==> flow/design.v <==
`timescale 1ns / 1ps
module debouncer(
   clk,       
   btn_in,
   btn_out
   );
   input clk;       
   input btn_in;
   output btn_out;
   reg r1, r2, r3;
   always @(posedge clk) begin
       r1 <= btn_in;
       r2 <= r1;
       r3 <= r2;
   end
   assign btn_out = r3;
endmodule
`timescale 1ns / 1ps
module clk5Hz(
    CLK,											 
    RST,											 
    CLKOUT										 
    );
	input CLK;
	input RST;
	output CLKOUT;
	reg CLKOUT;
	parameter cntEndVal = 24'h989680;
	reg [23:0] clkCount;
	always @(posedge CLK) begin
			if(RST == 1'b1) begin
					CLKOUT <= 1'b0;
					clkCount <= 24'h000000;
			end
			else begin
					if(clkCount == cntEndVal) begin
							CLKOUT <= ~CLKOUT;
							clkCount <= 24'h000000;
					end
					else begin
							clkCount <= clkCount + 1'b1;
					end
			end
	end
endmodule
`timescale 1ns / 1ps
module clk66kHZ(
        CLK,											 
    RST,											 
    CLKOUT,										 
    RISE,										 
    FALL										 
    );
	input CLK;
	input RST;
	output CLKOUT;
	output RISE;
	output FALL;
	reg CLKOUT;
	parameter cntEndVal = 10'b1011101110;
	reg [9:0] clkCount;
	assign RISE = ~RST & (clkCount == cntEndVal) & ~CLKOUT;
	assign FALL = ~RST & (clkCount == cntEndVal) & CLKOUT;
	always @(posedge CLK) begin
			if(RST == 1'b1) begin
					CLKOUT <= 1'b0;
					clkCount <= 10'b0000000000;
			end
			else begin
					if(clkCount == cntEndVal) begin
							CLKOUT <= ~CLKOUT;
							clkCount <= 10'b0000000000;
					end
					else begin
							clkCount <= clkCount + 1'b1;
					end
			end
	end
endmodule
`timescale 1ns / 1ps
module spiCtrl(
        CLK,
        EN,
        RST,
        sndRec,
        BUSY,
        DIN,
        RxData,
        SS,
        getByte,
        sndData,
        DOUT
    );
			input CLK;						 
			input EN;						 
			input RST;						 
			input sndRec;					 
			input BUSY;						 
			input [7:0] DIN;				 
			input [7:0] RxData;			 
			output SS;						 
			output getByte;				 
			output [7:0] sndData;		 
			output [39:0] DOUT;			 
			reg SS;
			reg getByte;
			reg [7:0] sndData;
			reg [39:0] DOUT;
			parameter [2:0] Idle = 3'd0,
								 Init = 3'd1,
								 Wait = 3'd2,
								 Check = 3'd3,
								 Done = 3'd4;
			reg [2:0] pState;
			reg [2:0] byteCnt;					 
			parameter byteEndVal = 3'd5;				 
			reg [39:0] tmpSR;		 
	always @(posedge CLK) begin
			if(RST == 1'b1) begin
					SS <= 1'b1;
					getByte <= 1'b0;
					sndData <= 8'h00;
					tmpSR <= 40'h0000000000;
					DOUT <= 40'h0000000000;
					byteCnt <= 3'd0;
					pState <= Idle;
			end
			else if(EN == 1'b1) begin
					case(pState)
								Idle : begin
										SS <= 1'b1;								 
										getByte <= 1'b0;						 
										sndData <= 8'h00;						 
										tmpSR <= 40'h0000000000;			 
										DOUT <= DOUT;							 
										byteCnt <= 3'd0;						 
										if(sndRec == 1'b1) begin
											pState <= Init;
										end
										else begin
											pState <= Idle;
										end
								end
								Init : begin
										SS <= 1'b0;								 
										getByte <= 1'b1;						 
										sndData <= DIN;						 
										tmpSR <= tmpSR;						 
										DOUT <= DOUT;							 
										if(BUSY == 1'b1) begin
												pState <= Wait;
												byteCnt <= byteCnt + 1'b1;	 
										end
										else begin
												pState <= Init;
										end
								end
								Wait : begin
										SS <= 1'b0;								 
										getByte <= 1'b0;						 
										sndData <= sndData;					 
										tmpSR <= tmpSR;						 
										DOUT <= DOUT;							 
										byteCnt <= byteCnt;					 
										if(BUSY == 1'b0) begin
												pState <= Check;
										end
										else begin
												pState <= Wait;
										end
								end
								Check : begin
										SS <= 1'b0;								 
										getByte <= 1'b0;						 
										sndData <= sndData;					 
										tmpSR <= {tmpSR[31:0], RxData};	 
										DOUT <= DOUT;							 
										byteCnt <= byteCnt;					 
										if(byteCnt == 3'd5) begin
												pState <= Done;
										end
										else begin
												pState <= Init;
										end
								end
								Done : begin
										SS <= 1'b1;							 
										getByte <= 1'b0;					 
										sndData <= 8'h00;					 
										tmpSR <= tmpSR;					 
										DOUT[39:0] <= tmpSR[39:0];		 
										byteCnt <= byteCnt;				 
										if(sndRec == 1'b0) begin
												pState <= Idle;
										end
										else begin
												pState <= Done;
										end
								end
								default : pState <= Idle;
						endcase
			end
	end
endmodule
`timescale 1ns / 1ps
module SPImode0(
    CLK,
    SCLKIN,
    RISE,
    FALL,
    RST,
    sndRec,
    DIN,
    MISO,
    MOSI,
    SCLK,
    BUSY,
    DOUT
    );
        input CLK;                         
        input SCLKIN;                      
        input RISE;                        
        input FALL;                        
        input RST;                         
        input sndRec;                     
        input [7:0] DIN;                 
        input MISO;                         
        output MOSI;                     
        output SCLK;                     
        output BUSY;                     
        output [7:0] DOUT;             
        wire MOSI;
        wire SCLK;
        wire [7:0] DOUT;
        reg BUSY;
        parameter [1:0] Idle = 2'd0,
                             Init = 2'd1,
                             RxTx = 2'd2,
                             Done = 2'd3;
        reg [4:0] bitCount;                             
        reg [7:0] rSR;                         
        reg [7:0] wSR;                         
        reg [1:0] pState;                     
        reg CE;                                         
        assign SCLK = (CE == 1'b1) ? SCLKIN : 1'b0;
        assign MOSI = wSR[7];
        assign DOUT = rSR;
        always @(posedge CLK) begin
                if(RST == 1'b1) begin
                        wSR <= 8'h00;
                end
                else if(FALL == 1'b1) begin
                        case(pState)
                                Idle : begin
                                        wSR <= DIN;
                                end
                                Init : begin
                                        wSR <= wSR;
                                end
                                RxTx : begin
                                        if(CE == 1'b1) begin
                                                wSR <= {wSR[6:0], 1'b0};
                                        end
                                end
                                Done : begin
                                        wSR <= wSR;
                                end
                        endcase
                end
        end
        always @(posedge CLK) begin
                if(RST == 1'b1) begin
                        rSR <= 8'h00;
                end
                else if(RISE == 1'b1) begin
                        case(pState)
                                Idle : begin
                                        rSR <= rSR;
                                end
                                Init : begin
                                        rSR <= rSR;
                                end
                                RxTx : begin
                                        if(CE == 1'b1) begin
                                                rSR <= {rSR[6:0], MISO};
                                        end
                                end
                                Done : begin
                                        rSR <= rSR;
                                end
                        endcase
                end
        end
        always @(posedge CLK) begin
                if(RST == 1'b1) begin
                        CE <= 1'b0;                 
                        BUSY <= 1'b0;             
                        bitCount <= 4'h0;         
                        pState <= Idle;         
                end
                else if(FALL == 1'b1) begin
                        case (pState)
                            Idle : begin
                                    CE <= 1'b0;                 
                                    BUSY <= 1'b0;             
                                    bitCount <= 4'd0;         
                                    if(sndRec == 1'b1) begin
                                        pState <= Init;
                                    end
                                    else begin
                                        pState <= Idle;
                                    end
                            end
                            Init : begin
                                    BUSY <= 1'b1;             
                                    bitCount <= 4'h0;         
                                    CE <= 1'b0;                 
                                    pState <= RxTx;         
                            end
                            RxTx : begin
                                    BUSY <= 1'b1;                         
                                    bitCount <= bitCount + 1'b1;     
                                    if(bitCount >= 4'd8) begin
                                            CE <= 1'b0;
                                    end
                                    else begin
                                            CE <= 1'b1;
                                    end
                                    if(bitCount == 4'd8) begin
                                            pState <= Done;
                                    end
                                    else begin
                                            pState <= RxTx;
                                    end
                            end
                            Done : begin
                                    CE <= 1'b0;             
                                    BUSY <= 1'b1;         
                                    bitCount <= 4'd0;     
                                    pState <= Idle;
                            end
                            default : pState <= Idle;
                        endcase
                end
        end
endmodule
`timescale 1ns / 1ps
module PmodJSTK(
        CLK,
			RST,
			sndRec,
			DIN,
			MISO,
			SS,
			SCLK,
			MOSI,
			DOUT
    );
			input CLK;						 
			input RST;						 
			input sndRec;					 
			input [7:0] DIN;				 
			input MISO;						 
			output SS;						 
			output SCLK;					 
			output MOSI;					 
			output [39:0] DOUT;			 
			wire SS;
			wire SCLK;
			wire MOSI;
			wire [39:0] DOUT;
			wire getByte;									 
			wire [7:0] sndData;							 
			wire [7:0] RxData;							 
			wire BUSY;										 
			wire iSCLK_rise;								 
			wire iSCLK_fall;								 
			wire iSCLK;										 
			spiCtrl SPI_Ctrl(
					.CLK(CLK),
					.EN(iSCLK_fall),
					.RST(RST),
					.sndRec(sndRec),
					.BUSY(BUSY),
					.DIN(DIN),
					.RxData(RxData),
					.SS(SS),
					.getByte(getByte),
					.sndData(sndData),
					.DOUT(DOUT)
			);
			SPImode0 SPI_Int(
					.CLK(CLK),
					.SCLKIN(iSCLK),
					.RISE(iSCLK_rise),
					.FALL(iSCLK_fall),
					.RST(RST),
					.sndRec(getByte),
					.DIN(sndData),
					.MISO(MISO),
					.MOSI(MOSI),
					.SCLK(SCLK),
					.BUSY(BUSY),
					.DOUT(RxData)
			);
			clk66kHZ SerialClock(
					.CLK(CLK),
					.RST(RST),
					.CLKOUT(iSCLK),
					.RISE(iSCLK_rise),
					.FALL(iSCLK_fall)
			);
endmodule
`timescale 1ns / 1ps
module VGAdriver(
    input clk,    
    input reset,         
    output video_on,     
    output hsync,        
    output vsync,        
    output p_tick,       
    output [9:0] x,      
    output [9:0] y       
    );
    parameter HD = 640;              
    parameter HF = 48;               
    parameter HB = 16;               
    parameter HR = 96;               
    parameter HMAX = HD+HF+HB+HR-1;  
    parameter VD = 480;              
    parameter VF = 10;               
    parameter VB = 33;               
    parameter VR = 2;                
    parameter VMAX = VD+VF+VB+VR-1;  
	reg  [1:0] r_25MHz;
	wire w_25MHz;
	always @(posedge clk)
		if(reset)
		  r_25MHz <= 0;
		else
		  r_25MHz <= r_25MHz + 1;
	assign w_25MHz = (r_25MHz == 0) ? 1 : 0;  
    reg [9:0] h_count_reg, h_count_next;
    reg [9:0] v_count_reg, v_count_next;
    reg v_sync_reg, h_sync_reg;
    wire v_sync_next, h_sync_next;
    always @(posedge clk)
        if(reset) begin
            v_count_reg <= 0;
            h_count_reg <= 0;
            v_sync_reg  <= 1'b0;
            h_sync_reg  <= 1'b0;
        end
        else begin
            v_count_reg <= v_count_next;
            h_count_reg <= h_count_next;
            v_sync_reg  <= v_sync_next;
            h_sync_reg  <= h_sync_next;
        end
    always @(posedge clk)                            
        if(reset)
            h_count_next <= 0;
        else if(w_25MHz)
            if(h_count_reg == HMAX)                  
                h_count_next <= 0;
            else
                h_count_next <= h_count_reg + 1;         
    always @(posedge clk)
        if(reset)
            v_count_next <= 0;
        else if(w_25MHz)
            if(h_count_reg == HMAX)                  
                if((v_count_reg == VMAX))            
                    v_count_next <= 0;
                else
                    v_count_next <= v_count_reg + 1;
    assign h_sync_next = (h_count_reg >= (HD+HB) && h_count_reg <= (HD+HB+HR-1));
    assign v_sync_next = (v_count_reg >= (VD+VB) && v_count_reg <= (VD+VB+VR-1));
    assign video_on = (h_count_reg < HD) && (v_count_reg < VD);  
    assign hsync  = h_sync_reg;
    assign vsync  = v_sync_reg;
    assign x      = h_count_reg;
    assign y      = v_count_reg;
    assign p_tick = w_25MHz;
endmodule
`timescale 1ns / 1ps
`timescale 1ns / 1ps
module pixelGenerator(
    clk, reset, up, down, video_on, x, y, switch, posdata, score, pause,
    rgb
    );
    input clk;  
    input reset;    
    input up;
    input down;
    input video_on;
    input [9:0] x;
    input [9:0] y;
    input [9:0] posdata;
    input switch;
    input pause;
    output reg score;
    output reg [11:0] rgb;
        parameter X_MAX = 639;
        parameter Y_MAX = 479;
        wire refresh_tick;
        assign refresh_tick = ((y == 481) && (x == 0)) ? 1 : 0;  
        parameter X_WALL_L = 32;    
        parameter X_WALL_R = 39;     
        parameter X_PAD_L = 600;
        parameter X_PAD_R = 603;     
        wire [9:0] y_pad_t, y_pad_b;
        parameter PAD_HEIGHT = 72;   
        reg [9:0] y_pad_reg, y_pad_next;
        parameter PAD_VELOCITY = 3;      
        parameter BALL_SIZE = 8;
        wire [9:0] x_ball_l, x_ball_r;
        wire [9:0] y_ball_t, y_ball_b;
        reg [9:0] y_ball_reg, x_ball_reg;
        wire [9:0] y_ball_next, x_ball_next;
        reg [9:0] x_delta_reg, x_delta_next;
        reg [9:0] y_delta_reg, y_delta_next;
        parameter BALL_VELOCITY_POS = 2;
        parameter BALL_VELOCITY_NEG = -2;
        wire [2:0] rom_addr, rom_col;    
        reg [7:0] rom_data;              
        wire rom_bit;                    
        always @(posedge clk)
            if(reset) begin
                y_pad_reg <= 0;
                x_ball_reg <= 10'd320;           
                y_ball_reg <= 10'd240;
                x_delta_reg <= 10'h002;
                y_delta_reg <= 10'h002;
            end else if(pause) begin
                y_pad_reg <= y_pad_reg;
                x_ball_reg <= x_ball_reg;
                y_ball_reg <= y_ball_reg;
                x_delta_reg <= x_delta_reg;
                y_delta_reg <= y_delta_reg;
            end else begin
                y_pad_reg <= y_pad_next;
                x_ball_reg <= x_ball_next;
                y_ball_reg <= y_ball_next;
                x_delta_reg <= x_delta_next;
                y_delta_reg <= y_delta_next;
            end
        always @*
            case(rom_addr)
                3'b000 :    rom_data = 8'b00111100;  
                3'b001 :    rom_data = 8'b01111110;  
                3'b010 :    rom_data = 8'b11111111;  
                3'b011 :    rom_data = 8'b11111111;  
                3'b100 :    rom_data = 8'b11111111;  
                3'b101 :    rom_data = 8'b11111111;  
                3'b110 :    rom_data = 8'b01111110;  
                3'b111 :    rom_data = 8'b00111100;  
            endcase
        wire wall_on, pad_on, sq_ball_on, ball_on;
        wire [11:0] wall_rgb, pad_rgb, ball_rgb, bg_rgb;
        assign wall_on = ((X_WALL_L <= x) && (x <= X_WALL_R)) ? 1 : 0;
        assign wall_rgb = 12'hAAA;       
        assign pad_rgb = 12'hAAA;        
        assign ball_rgb = 12'hFFF;       
        assign bg_rgb = 12'h111;        
        assign y_pad_t = y_pad_reg;                              
        assign y_pad_b = y_pad_t + PAD_HEIGHT - 1;               
        assign pad_on = (X_PAD_L <= x) && (x <= X_PAD_R) &&      
                        (y_pad_t <= y) && (y <= y_pad_b);
                always @* begin
                    if(switch == 1) begin
                    y_pad_next = y_pad_reg;      
                    if(refresh_tick)
                        if(up & (y_pad_t > PAD_VELOCITY))
                            y_pad_next = y_pad_reg - PAD_VELOCITY;
                        else if(down & (y_pad_b < (Y_MAX - PAD_VELOCITY))) 
                           y_pad_next = y_pad_reg + PAD_VELOCITY;
                    end else begin
                        y_pad_next = y_pad_reg;      
                        if(refresh_tick)
                            if((posdata > 10'd530) & (y_pad_t > PAD_VELOCITY))
                                y_pad_next = y_pad_reg - PAD_VELOCITY; 
                            else if((posdata < 10'd500) & (y_pad_b < (Y_MAX - PAD_VELOCITY)))
                                y_pad_next = y_pad_reg + PAD_VELOCITY;
                    end
                end
                assign x_ball_l = x_ball_reg;
                assign y_ball_t = y_ball_reg;
                assign x_ball_r = x_ball_l + BALL_SIZE - 1;
                assign y_ball_b = y_ball_t + BALL_SIZE - 1;
                assign sq_ball_on = (x_ball_l <= x) && (x <= x_ball_r) &&
                                    (y_ball_t <= y) && (y <= y_ball_b);
                assign rom_addr = y[2:0] - y_ball_t[2:0];    
                assign rom_col = x[2:0] - x_ball_l[2:0];     
                assign rom_bit = rom_data[rom_col];          
                assign ball_on = sq_ball_on & rom_bit;       
                assign x_ball_next = (refresh_tick) ? x_ball_reg + x_delta_reg : x_ball_reg;
                assign y_ball_next = (refresh_tick) ? y_ball_reg + y_delta_reg : y_ball_reg;    
                always @* begin
                    score = 1'b0;
                    x_delta_next = x_delta_reg;
                    y_delta_next = y_delta_reg;
                    if(y_ball_t < 1)                                             
                        y_delta_next = BALL_VELOCITY_POS;                        
                    else if(y_ball_b > Y_MAX)                                    
                        y_delta_next = BALL_VELOCITY_NEG;                        
                    else if(x_ball_l <= X_WALL_R)                                
                        x_delta_next = BALL_VELOCITY_POS;                        
                    else if((X_PAD_L <= x_ball_r) && (x_ball_r <= X_PAD_R) &&
                            (y_pad_t <= y_ball_b) && (y_ball_t <= y_pad_b)) begin     
                        x_delta_next = BALL_VELOCITY_NEG;                        
                        score = 1'b1;
                        end
                end  
                always @*
                    if(~video_on)
                        rgb = 12'h000;       
                    else
                        if(wall_on)
                            rgb = wall_rgb;      
                        else if(pad_on)
                            rgb = pad_rgb;       
                        else if(ball_on)
                            rgb = ball_rgb;      
                        else
                            rgb = bg_rgb;        
            endmodule
`timescale 1ns / 1ps
module scorecounter(
   input clk,
   input reset,
   input d_inc, d_clr,
   output [3:0] dig0, dig1, dig2, dig3
   );
   reg [3:0] r_dig0, r_dig1, r_dig2, r_dig3;
   reg d_inc_q;      
   always @(posedge clk)
       if(reset)
           d_inc_q <= 1'b0;
       else
           d_inc_q <= d_inc;
   always @(posedge clk)
       if(reset) begin
           r_dig3 <= 0;
           r_dig2 <= 0;
           r_dig1 <= 0;
           r_dig0 <= 0;
       end else begin
            if(d_inc & ~d_inc_q) begin
                if (r_dig0 == 9 && r_dig1 == 9) begin
                            r_dig0 <= 0;
                            r_dig1 <= 0;
                            if (r_dig2 == 9 && r_dig3 == 9) begin
                                r_dig2 <= 4'b0;
                                r_dig3 <= 4'b0;
                            end
                            else if (r_dig2 == 9) begin
                                r_dig2 <= 4'b0;
                                r_dig3 <= r_dig3 + 4'b1;
                            end
                            else begin
                                r_dig2 <= r_dig2 + 4'b1;
                            end
                        end
                        else if (r_dig0 == 9) begin
                            r_dig0 <= 4'b0;
                            r_dig1 <= r_dig1 + 4'b1;
                        end
                        else begin
                            r_dig0 <= r_dig0 + 4'b1;
                        end
                    end 
            end
   assign dig0 = r_dig0;
   assign dig1 = r_dig1;
   assign dig2 = r_dig2;
   assign dig3 = r_dig3;
endmodule
`timescale 1ns / 1ps
module sevenSeg(
		CLK,
		RST,
		DIN1,
		DIN2,
		DIN3,
        DIN4,
		AN,
		SEG
   );
			input CLK;						 
			input RST;						 
			input [3:0] DIN1;				 
			input [3:0] DIN2;				 
			input [3:0] DIN3;				 
			input [3:0] DIN4;				 
			output [3:0] AN;				 
			output [6:0] SEG;				 
			reg [3:0] AN;
			reg [6:0] SEG;
			parameter cntEndVal = 16'hC350;
			reg [15:0] clkCount;
			reg DCLK;
			reg [1:0] CNT;
			wire [15:0] bcdData1;
			wire [15:0] bcdData2;
			reg [3:0] muxData;
			always @(*) begin
					if(RST == 1'b1) begin
							muxData = 4'b0000;
					end
					else begin
							case (CNT)
									2'b00 : muxData = DIN1;
									2'b01 : muxData = DIN2;
									2'b10 : muxData = DIN3;
									2'b11 : muxData = DIN4;
							endcase
					end
			end
			always @(posedge CLK) begin
					if(RST == 1'b1) begin
							SEG <= 7'b1000000;
					end
					else if(DCLK == 1'b1) begin
							case (muxData)
									4'h0 : SEG <= 7'b1000000;   
									4'h1 : SEG <= 7'b1111001;   
									4'h2 : SEG <= 7'b0100100;   
									4'h3 : SEG <= 7'b0110000;   
									4'h4 : SEG <= 7'b0011001;   
									4'h5 : SEG <= 7'b0010010;   
									4'h6 : SEG <= 7'b0000010;   
									4'h7 : SEG <= 7'b1111000;   
									4'h8 : SEG <= 7'b0000000;   
									4'h9 : SEG <= 7'b0010000;   
									default : SEG <= 7'b1111111;
							endcase
					end
			end
			always @(posedge CLK) begin
					if(RST == 1'b1) begin
							AN <= 4'b0000;
					end
					else if(DCLK == 1'b1) begin
							case (CNT)
									4'h0 : AN <= 4'b1110;   
									4'h1 : AN <= 4'b1101;   
									4'h2 : AN <= 4'b1011;   
									4'h3 : AN <= 4'b0111;   
									default : AN <= 4'b1111;
							endcase
					end
			end	
			always @(posedge CLK) begin
					if(RST == 1'b1)
							CNT <= 2'b00;
					else if(DCLK == 1'b1)
							CNT <= CNT + 1'b1;
			end
			always @(posedge CLK) begin
							if(RST == 1'b1) begin
									DCLK <= 1'b0;
									clkCount <= 16'h0000;
							end
							else if(clkCount == cntEndVal) begin
									DCLK <= 1'b1;
									clkCount <= 16'h0000;
							end
							else begin
									DCLK <= 1'b0;
									clkCount <= clkCount + 1'b1;
							end
			end
endmodule
`timescale 1ns / 1ps
module top(
        clk, reset, up, down, hsync, vsync, rgb, pmod_switch, pause_switch,
         MISO, SW, SS, MOSI, SCLK, LED, an, seg
    );
     input clk;
     input reset;
     input up;
     input down;
     input pmod_switch;
     input pause_switch;
     output hsync;
     output vsync;
     output [11:0] rgb;
     input MISO;					 
     input [2:0] SW;             
     output SS;                     
     output MOSI;                 
     output SCLK;                 
     output [2:0] LED;			 
     output [3:0] an;			 
     output [6:0] seg;             
     wire w_reset, w_up, w_down, w_vid_on, w_p_tick;
     wire [9:0] w_x, w_y;
     reg [11:0] rgb_reg;
     wire [11:0] rgb_next;
     wire SS;						 
     wire MOSI;                     
     wire SCLK;                     
     reg [2:0] LED;                 
     wire [3:0] an;                 
     wire [6:0] seg;             
     wire [7:0] sndData;
     wire sndRec;
     wire [39:0] jstkData;
     wire [9:0] posData;
     wire score;
     wire [3:0] dig0, dig1, dig2, dig3;
     reg d_inc, d_clr;
     PmodJSTK PmodJSTK_Int(
             .CLK(clk),
             .RST(reset),
             .sndRec(sndRec),
             .DIN(sndData),
             .MISO(MISO),
             .SS(SS),
             .SCLK(SCLK),
             .MOSI(MOSI),
             .DOUT(jstkData)
                 );
      clk5Hz genSndRec(
             .CLK(clk),
             .RST(reset),
             .CLKOUT(sndRec)
     );
      assign posData = {jstkData[25:24], jstkData[39:32]};
      assign sndData = {8'b100000, {SW[1], SW[2]}};
      always @(*) begin
              if(reset == 1'b1) begin
                      LED = 3'b000;
              end
              else begin
                      LED = {jstkData[1], {jstkData[2], jstkData[0]}};
              end
      end
     VGAdriver vga(.clk(clk), .reset(w_reset), .video_on(w_vid_on), .hsync(hsync), .vsync(vsync), .p_tick(w_p_tick), .x(w_x), .y(w_y));
     pixelGenerator pg(.clk(clk), .reset(w_reset), .up(w_up), .down(w_down),.video_on(w_vid_on), .x(w_x), .y(w_y), .switch(pmod_switch), .posdata(posData), .score(score), .pause(pause_switch), .rgb(rgb_next));
     debouncer btReset(.clk(clk), .btn_in(reset), .btn_out(w_reset));
     debouncer btnU(.clk(clk), .btn_in(up), .btn_out(w_up));
     debouncer btnD(.clk(clk), .btn_in(down), .btn_out(w_down));
     scorecounter gs(.clk(clk), .reset(reset), .d_inc(d_inc), .d_clr(d_clr), .dig0(dig0), .dig1(dig1), .dig2(dig2), .dig3(dig3));
     sevenSeg display(
                              .CLK(clk),
                              .RST(reset),
                              .DIN1(dig0),
                              .DIN2(dig1),
                              .DIN3(dig2),
                              .DIN4(dig3),
                              .AN(an),
                              .SEG(seg)
                      );
      always @(*) begin
            d_clr = 1'b0; 
            d_inc = 1'b0;
            if(score)
                d_inc = 1'b1;
      end                
     always @(posedge clk)
         if(w_p_tick)
             rgb_reg <= rgb_next;
     assign rgb = rgb_reg;
endmodule
# Reports on top
# The steps from the RTL of top to its reports follow in flow order.
# Line numbers count from 1 in the design file above.
# Operators: Yosys type, input widths -> output width; for muxes data width and select width s.
# Not given: n/a
[inputs]
design = "top"
clk_port = "clk"
cell_library = "sky130hd"
corner = "tt_025C_1v80"

# Word-level counts
# Source: Yosys, flattened and elaborated, memories not mapped. Widths are those after wreduce. Registers that Yosys merges into a memory's read port (data or address) are not register bits. Print and check cells do not count. Equal cells are merged and count once.
# Yosys's memory passes give these memory sizes; they may raise the number of words (mostly to a power of two), join words into wider ones and drop unused or constant bits.
[bits]
word_cells = 263
ram_bits = 0
output_inout_bits = 31
mem_count = 2
clocked_rd_ports_x_width = 7
reg_bits = 312
latchBits = 0
rom_bits = 144
input_bits = 10
[op_classes]
n_shift = 1
reduce_logical = 57
div = 0
multipliers = 0
logic = 17
muxes = 59
equal = 25
n_cmp = 28
n_addsub = 25
[memory_table]
columns = ["name", "size", "word_bits", "read_ports", "write_ports", "line_no", "text"]
rows = [
  ["(no name shown)", 16, 7, 1, 0, 725, "case (muxData)"],
  ["(no name shown)", 8, 4, 1, 0, 549, "case(rom_addr)"],
]
[ops]
columns = ["operator", "n"]
rows = [
  ["$mux 10", 13],
  ["$le 10x10->1", 8],
  ["$pmux 40 s2", 1],
  ["$le 10x10->1 const B", 4],
  ["$mux 12", 3],
  ["$mux 4", 9],
  ["$pmux 8 s2", 2],
  ["$pmux 4 s4", 2],
  ["$add 10x1->10 const B", 3],
  ["$sub 10x1->10 const B", 3],
  ["$eq 10x10->1 const B", 3],
  ["$lt 10x9->1 const B", 3],
  ["$add 24x1->24 const B", 1],
  ["$eq 24x24->1 const B", 1],
  ["$add 10x10->10", 2],
  ["$le 10x10->1 const A", 2],
  ["$ge 10x10->1 const B", 2],
  ["$add 10x4->10 const B", 2],
  ["$le 10x6->1 const B", 2],
  ["$reduce_and 2->1", 10],
  ["$reduce_bool 2->1", 10],
  ["$logic_and 1x1->1", 16],
  ["$add 16x1->16 const B", 1],
  ["$eq 16x16->1 const B", 1],
  ["$add 4x1->4 const B", 4],
  ["$eq 4x4->1 const B", 4],
  ["$pmux 3 s5", 1],
  ["$mux 1", 15],
]
# Not listed: further kinds 42, cells in them 84.

# Depth
# Longest topological path by Yosys (ltp), each cell counted once; first at word level (registers and memories cut), then after technology mapping (sequential cells cut; the memories' decode and read muxes count).
[depth]
word_depth = 13
ABC_AREA = 0
mapped_depth = 17
ltp_nobuf = 15

# Mapped cells and area
# Yosys stat after the flow's synthesis: flattened, memories mapped to cells. It holds for the ABC_AREA given above (unset counts as 0); a run with the other value may have another netlist.
# Totals and module areas in this step are rounded.
[types]
columns = ["type", "n", "area_total_um2"]
rows = [
  ["sky130_fd_sc_hd__dfxtp_1", 259, 5.18E+03],
  ["sky130_fd_sc_hd__ha_1", 118, 1.48E+03],
  ["sky130_fd_sc_hd__nor2_1", 204, 765.734],
  ["sky130_fd_sc_hd__xnor2_1", 62, 543.021],
  ["sky130_fd_sc_hd__a21oi_1", 98, 490.47],
  ["sky130_fd_sc_hd__xor2_1", 44, 385.37],
  ["sky130_fd_sc_hd__nand2_1", 99, 371.606],
  ["sky130_fd_sc_hd__a22oi_1", 46, 345.331],
  ["sky130_fd_sc_hd__mux2i_1", 33, 330.317],
  ["sky130_fd_sc_hd__inv_1", 80, 300.288],
  ["sky130_fd_sc_hd__o21ai_0", 60, 300.288],
  ["sky130_fd_sc_hd__nand3_1", 59, 295.283],
  ["sky130_fd_sc_hd__nor2b_1", 37, 231.472],
  ["sky130_fd_sc_hd__clkbuf_1", 52, 195.187],
  ["sky130_fd_sc_hd__nand4_1", 28, 175.168],
  ["sky130_fd_sc_hd__nor3_1", 35, 175.168],
  ["sky130_fd_sc_hd__and3_1", 21, 131.376],
  ["sky130_fd_sc_hd__or3_1", 21, 131.376],
]
# Not listed: further types 73, cells in them 257.
[synth_totals]
mapped_area_mm2 = 0.014
seqArea_mm2 = 0.00528
buf_cells = 83
ff_cells = 262
mapped_cells = 1613
# By module: a second synthesis without flattening, with its own total; a netlist apart from the flattened one above.
[hier_totals]
hier_cells = 1750
area_unflattened_mm2 = 0.0158
# Each row is one instance without its submodules.
[by_module]
columns = ["module", "mod_area_mm2", "cells", "mod_seq_area_mm2", "n_inst"]
rows = [
  ["pixelGenerator", 0.00464, 598, 0.000601, 1],
  ["spiCtrl", 0.00344, 353, 0.00196, 1],
  ["VGAdriver", 0.00173, 178, 0.000881, 1],
  ["sevenSeg", 0.00165, 184, 0.000601, 1],
  ["clk5Hz", 0.00118, 137, 0.0005, 1],
  ["SPImode0", 0.00117, 118, 0.000541, 1],
  ["(no name shown)", 0.000897, 98, 0.00034, 1],
  ["clk66kHZ", 0.000533, 58, 0.00022, 1],
  ["top", 0.000387, 17, 0.00036, 1],
  ["debouncer", 0.0000601, 3, 0.0000601, 3],
  ["PmodJSTK", 0, 0, 0, 1],
]

# Timing after synthesis
# Path of least setup slack by OpenSTA after synthesis, without wires, with an ideal clock, recovery checks aside; 20% of the period is set as input and as output delay. Where synthesis merged equal registers, the netlist keeps one of their names.
[synth_timing]
kind = "input to output"
startpoint = "input port reset"
endpoint = "output port LED[0]"
launch_ps = 2000
path_delay_ps = 773
n_path_buf = 3
in_delay_ps = 2000
required_ps = 8000
slack_ps = 5227
clock_period_ps = 10000
arrival_ps = 2773
stages = 4
out_delay_ps = 2000
synth_period_reached_ps = 4773
# "path_delay_ps" is the arrival time less input delay plus setup time.
# A path that ends at an output port has no setup time.
# "stages": output pins that drive a net of the path, with the launching flip-flop's if there is one; two outputs of one cell count as two.
# "synth_period_reached_ps" = period - worst setup slack (recovery checks aside). The figure is calculated, with input and output delays left at 20% of the set period.
# Between the ends stands the longest chain of elaborated cells between them, by number of cells; it is not shown to be the way that was timed. Of several equally long chains one is given.
# Each line given opens the expression or statement behind the cell; cells for indexed reads and writes are added by Yosys, which also makes memories of some case tables.
[synth_via]
cell_sequence = "sky130_fd_sc_hd__clkbuf_1 -> sky130_fd_sc_hd__buf_4 -> sky130_fd_sc_hd__clkbuf_1 -> sky130_fd_sc_hd__nor2b_1"
elab_chain_cells = 1
cone_cells = 1
cone_lines = 1
classes_between = "1 x mux"
[synth_lines]
columns = ["element", "line_no", "text"]
rows = [
  ["start: declaration", 781, "input reset;"],
  ["$mux 3", 833, "if(reset == 1'b1) begin"],
  ["end: declaration", 794, "output [2:0] LED;"],
]

# Path in the finished layout
# Path of least setup slack in the final report of stored run 1 (OpenROAD, finished layout, wires in). Where an end is a register, its clock arrival counts in the times.
# The path's times are printed in steps of 10 ps; the period is the one set.
[layout_timing]
kind = "register to register"
startpoint = "register pg.y_pad_reg[2]"
endpoint = "register gs.r_dig2[0]"
clock_period_ps = 3460
required_ps = 3970
n_path_buf = 2
setup_ps = 60
stages = 15
slack_ps = -110
arrival_ps = 4090
launch_ps = 560
# Between the ends stands the longest chain of elaborated cells between them, by number of cells; it is not shown to be the way that was timed. Of several equally long chains one is given.
# A register here has more assigning lines than the two given.
[layout_via]
cell_sequence = "sky130_fd_sc_hd__dfxtp_2 -> sky130_fd_sc_hd__or3_4 -> sky130_fd_sc_hd__a21oi_4 -> sky130_fd_sc_hd__buf_6 -> sky130_fd_sc_hd__nor2_2 -> sky130_fd_sc_hd__xnor2_2 -> sky130_fd_sc_hd__ha_1 -> sky130_fd_sc_hd__nand2b_1 -> sky130_fd_sc_hd__mux2_4 -> sky130_fd_sc_hd__nand3b_4 -> sky130_fd_sc_hd__a2111oi_4 -> sky130_fd_sc_hd__o2111ai_2 -> sky130_fd_sc_hd__buf_4 -> sky130_fd_sc_hd__or4_4 -> sky130_fd_sc_hd__a21oi_2"
elab_chain_cells = 11
cone_cells = 13
cone_lines = 8
classes_between = "2 x add/sub; 2 x compare; 5 x mux; 1 x logic; 3 x reduce/logical"
[layout_lines]
columns = ["element", "line_no", "text"]
rows = [
  ["start: declaration", 514, "reg [9:0] y_pad_reg, y_pad_next;"],
  ["start: assignment", 536, "y_pad_reg <= y_pad_reg;"],
  ["start: assignment", 542, "y_pad_reg <= y_pad_next;"],
  ["$add 10x7->10", 567, "assign y_pad_b = y_pad_t + PAD_HEIGHT - 1;"],
  ["$sub 10x1->10", 567, ""],
  ["$le 10x10->1", 610, "(y_pad_t <= y_ball_b) && (y_ball_t <= y_pad_b)) begin"],
  ["$logic_and 1x1->1", 609, "else if((X_PAD_L <= x_ball_r) && (x_ball_r <= X_PAD_R) &&"],
  ["$mux 1", 609, ""],
  ["$mux 1", 607, "else if(x_ball_l <= X_WALL_R)"],
  ["$mux 1", 605, "else if(y_ball_b > Y_MAX)"],
  ["$mux 1", 603, "if(y_ball_t < 1)"],
  ["$mux 1", 859, ""],
  ["$and 1x1->1", 649, "if(d_inc & ~d_inc_q) begin"],
  ["$reduce_and 2->1", "n/a", ""],
  ["end: assignment", 645, "r_dig2 <= 0;"],
  ["end: assignment", 662, "r_dig2 <= r_dig2 + 4'b1;"],
  ["end: declaration", 635, "reg [3:0] r_dig0, r_dig1, r_dig2, r_dig3;"],
]

# Settings and measured results of 5 stored flow runs for module top (sky130hd), not sorted in any way. The constraints put input and output delay at 20% of the set period each and load the outputs with 0.01 pF.
# By "period_reached_ps" is meant the clock period of the run minus its worst setup slack. This is arithmetic on one report: input and output delays are still those of the set period (20% each).
# "worst_path_allowed_less_slack_ps" means the part of the period allowed to the worst setup path (the constraints hold back 20% at inputs and 20% at outputs) less its slack; where the path has registers, the arrival times of their clocks count too.
# "power.total_mw" rests on the timing tool's default activity at the inputs, not on a simulated workload.
# "worst_path_allowed_less_slack_ps" is known to 10 ps.
# The results are shown rounded.

[[run]]
name = "stored run 1"
[run.settings]
CELL_PAD_IN_SITES_GLOBAL_PLACEMENT = 2
CTS_CLUSTER_SIZE = 92
GPL_ROUTABILITY_DRIVEN = 0
HOLD_SLACK_MARGIN = 0.12
MAX_ROUTING_LAYER = "met4"
MIN_ROUTING_LAYER = "met1"
TNS_END_PERCENT = 30
period_ns = 3.46
CAP_MARGIN = 20
CORE_MARGIN = 2
CORE_UTILIZATION = 40
SLEW_MARGIN = 20
[run.results]
final_setup_ws_ps = -115
final_util_pct = 47.4
worst_path_allowed_less_slack_ps = 3570
critical_path_kind = "register to register"
period_reached_ps = 3575
ws_hold_ps = 326
stdcell_area_mm2 = 0.0164
yosys.chip_area_mm2 = 0.014
total_die_area_mm2 = 0.0365
total_negative_slack_ps = -681
power.total_mw = 6.38

[[run]]
name = "stored run 2"
[run.settings]
CELL_PAD_IN_SITES_GLOBAL_PLACEMENT = 3
CORE_ASPECT_RATIO = 1.03
CORE_UTILIZATION = 42
CTS_CLUSTER_DIAMETER = 326
CTS_CLUSTER_SIZE = 92
GPL_ROUTABILITY_DRIVEN = 0
HOLD_SLACK_MARGIN = 0.12
MAX_ROUTING_LAYER = "met4"
MIN_ROUTING_LAYER = "met1"
SLEW_MARGIN = 25
TNS_END_PERCENT = 30
period_ns = 6.97
CAP_MARGIN = 20
CORE_MARGIN = 2
[run.results]
worst_path_allowed_less_slack_ps = 4610
critical_path_kind = "register to register"
final_setup_ws_ps = 2360
yosys.chip_area_mm2 = 0.014
total_die_area_mm2 = 0.0348
stdcell_area_mm2 = 0.0148
total_negative_slack_ps = 0
period_reached_ps = 4607
power.total_mw = 2.24
final_util_pct = 45.2
ws_hold_ps = 346

[[run]]
name = "stored run 3"
[run.settings]
ABC_AREA = 0
CAP_MARGIN = 10
CELL_PAD_IN_SITES_DETAIL_PLACEMENT = 1
CELL_PAD_IN_SITES_GLOBAL_PLACEMENT = 1
CORE_ASPECT_RATIO = 0.88
CORE_MARGIN = 4
CORE_UTILIZATION = 52
CTS_CLUSTER_SIZE = 71
GPL_ROUTABILITY_DRIVEN = 0
GPL_TIMING_DRIVEN = 0
HOLD_SLACK_MARGIN = 0.08
MAX_ROUTING_LAYER = "met4"
MIN_ROUTING_LAYER = "met2"
PLACE_DENSITY_LB_ADDON = 0.0
SETUP_SLACK_MARGIN = -0.19
SLEW_MARGIN = 0
TNS_END_PERCENT = 15
period_ns = 4.34
[run.results]
stdcell_area_mm2 = 0.0158
worst_path_allowed_less_slack_ps = 4440
critical_path_kind = "register to register"
power.total_mw = 5.19
total_die_area_mm2 = 0.0296
yosys.chip_area_mm2 = 0.014
final_util_pct = 59.6
total_negative_slack_ps = -417
final_setup_ws_ps = -104
period_reached_ps = 4444
ws_hold_ps = 327

[[run]]
name = "stored run 4"
[run.settings]
CAP_MARGIN = 5
CELL_PAD_IN_SITES_DETAIL_PLACEMENT = 1
CELL_PAD_IN_SITES_GLOBAL_PLACEMENT = 1
CORE_ASPECT_RATIO = 0.87
CORE_MARGIN = 5
CORE_UTILIZATION = 42
CTS_CLUSTER_DIAMETER = 326
CTS_CLUSTER_SIZE = 92
GPL_ROUTABILITY_DRIVEN = 0
HOLD_SLACK_MARGIN = 0.12
MAX_ROUTING_LAYER = "met4"
MIN_ROUTING_LAYER = "met1"
SLEW_MARGIN = 25
TNS_END_PERCENT = 30
period_ns = 6.97
[run.results]
final_util_pct = 45.0
stdcell_area_mm2 = 0.0148
yosys.chip_area_mm2 = 0.014
worst_path_allowed_less_slack_ps = 4590
critical_path_kind = "register to register"
final_setup_ws_ps = 2380
total_negative_slack_ps = 0
total_die_area_mm2 = 0.0371
period_reached_ps = 4590
power.total_mw = 2.24
ws_hold_ps = 348

[[run]]
name = "stored run 5"
[run.settings]
CORE_UTILIZATION = 40
period_ns = 5.88
CAP_MARGIN = 20
CORE_MARGIN = 2
SLEW_MARGIN = 20
[run.results]
yosys.chip_area_mm2 = 0.014
total_die_area_mm2 = 0.0365
power.total_mw = 3.65
ws_hold_ps = 326
period_reached_ps = 4526
final_setup_ws_ps = 1350
stdcell_area_mm2 = 0.0156
worst_path_allowed_less_slack_ps = 4530
critical_path_kind = "register to register"
total_negative_slack_ps = 0
final_util_pct = 45.1
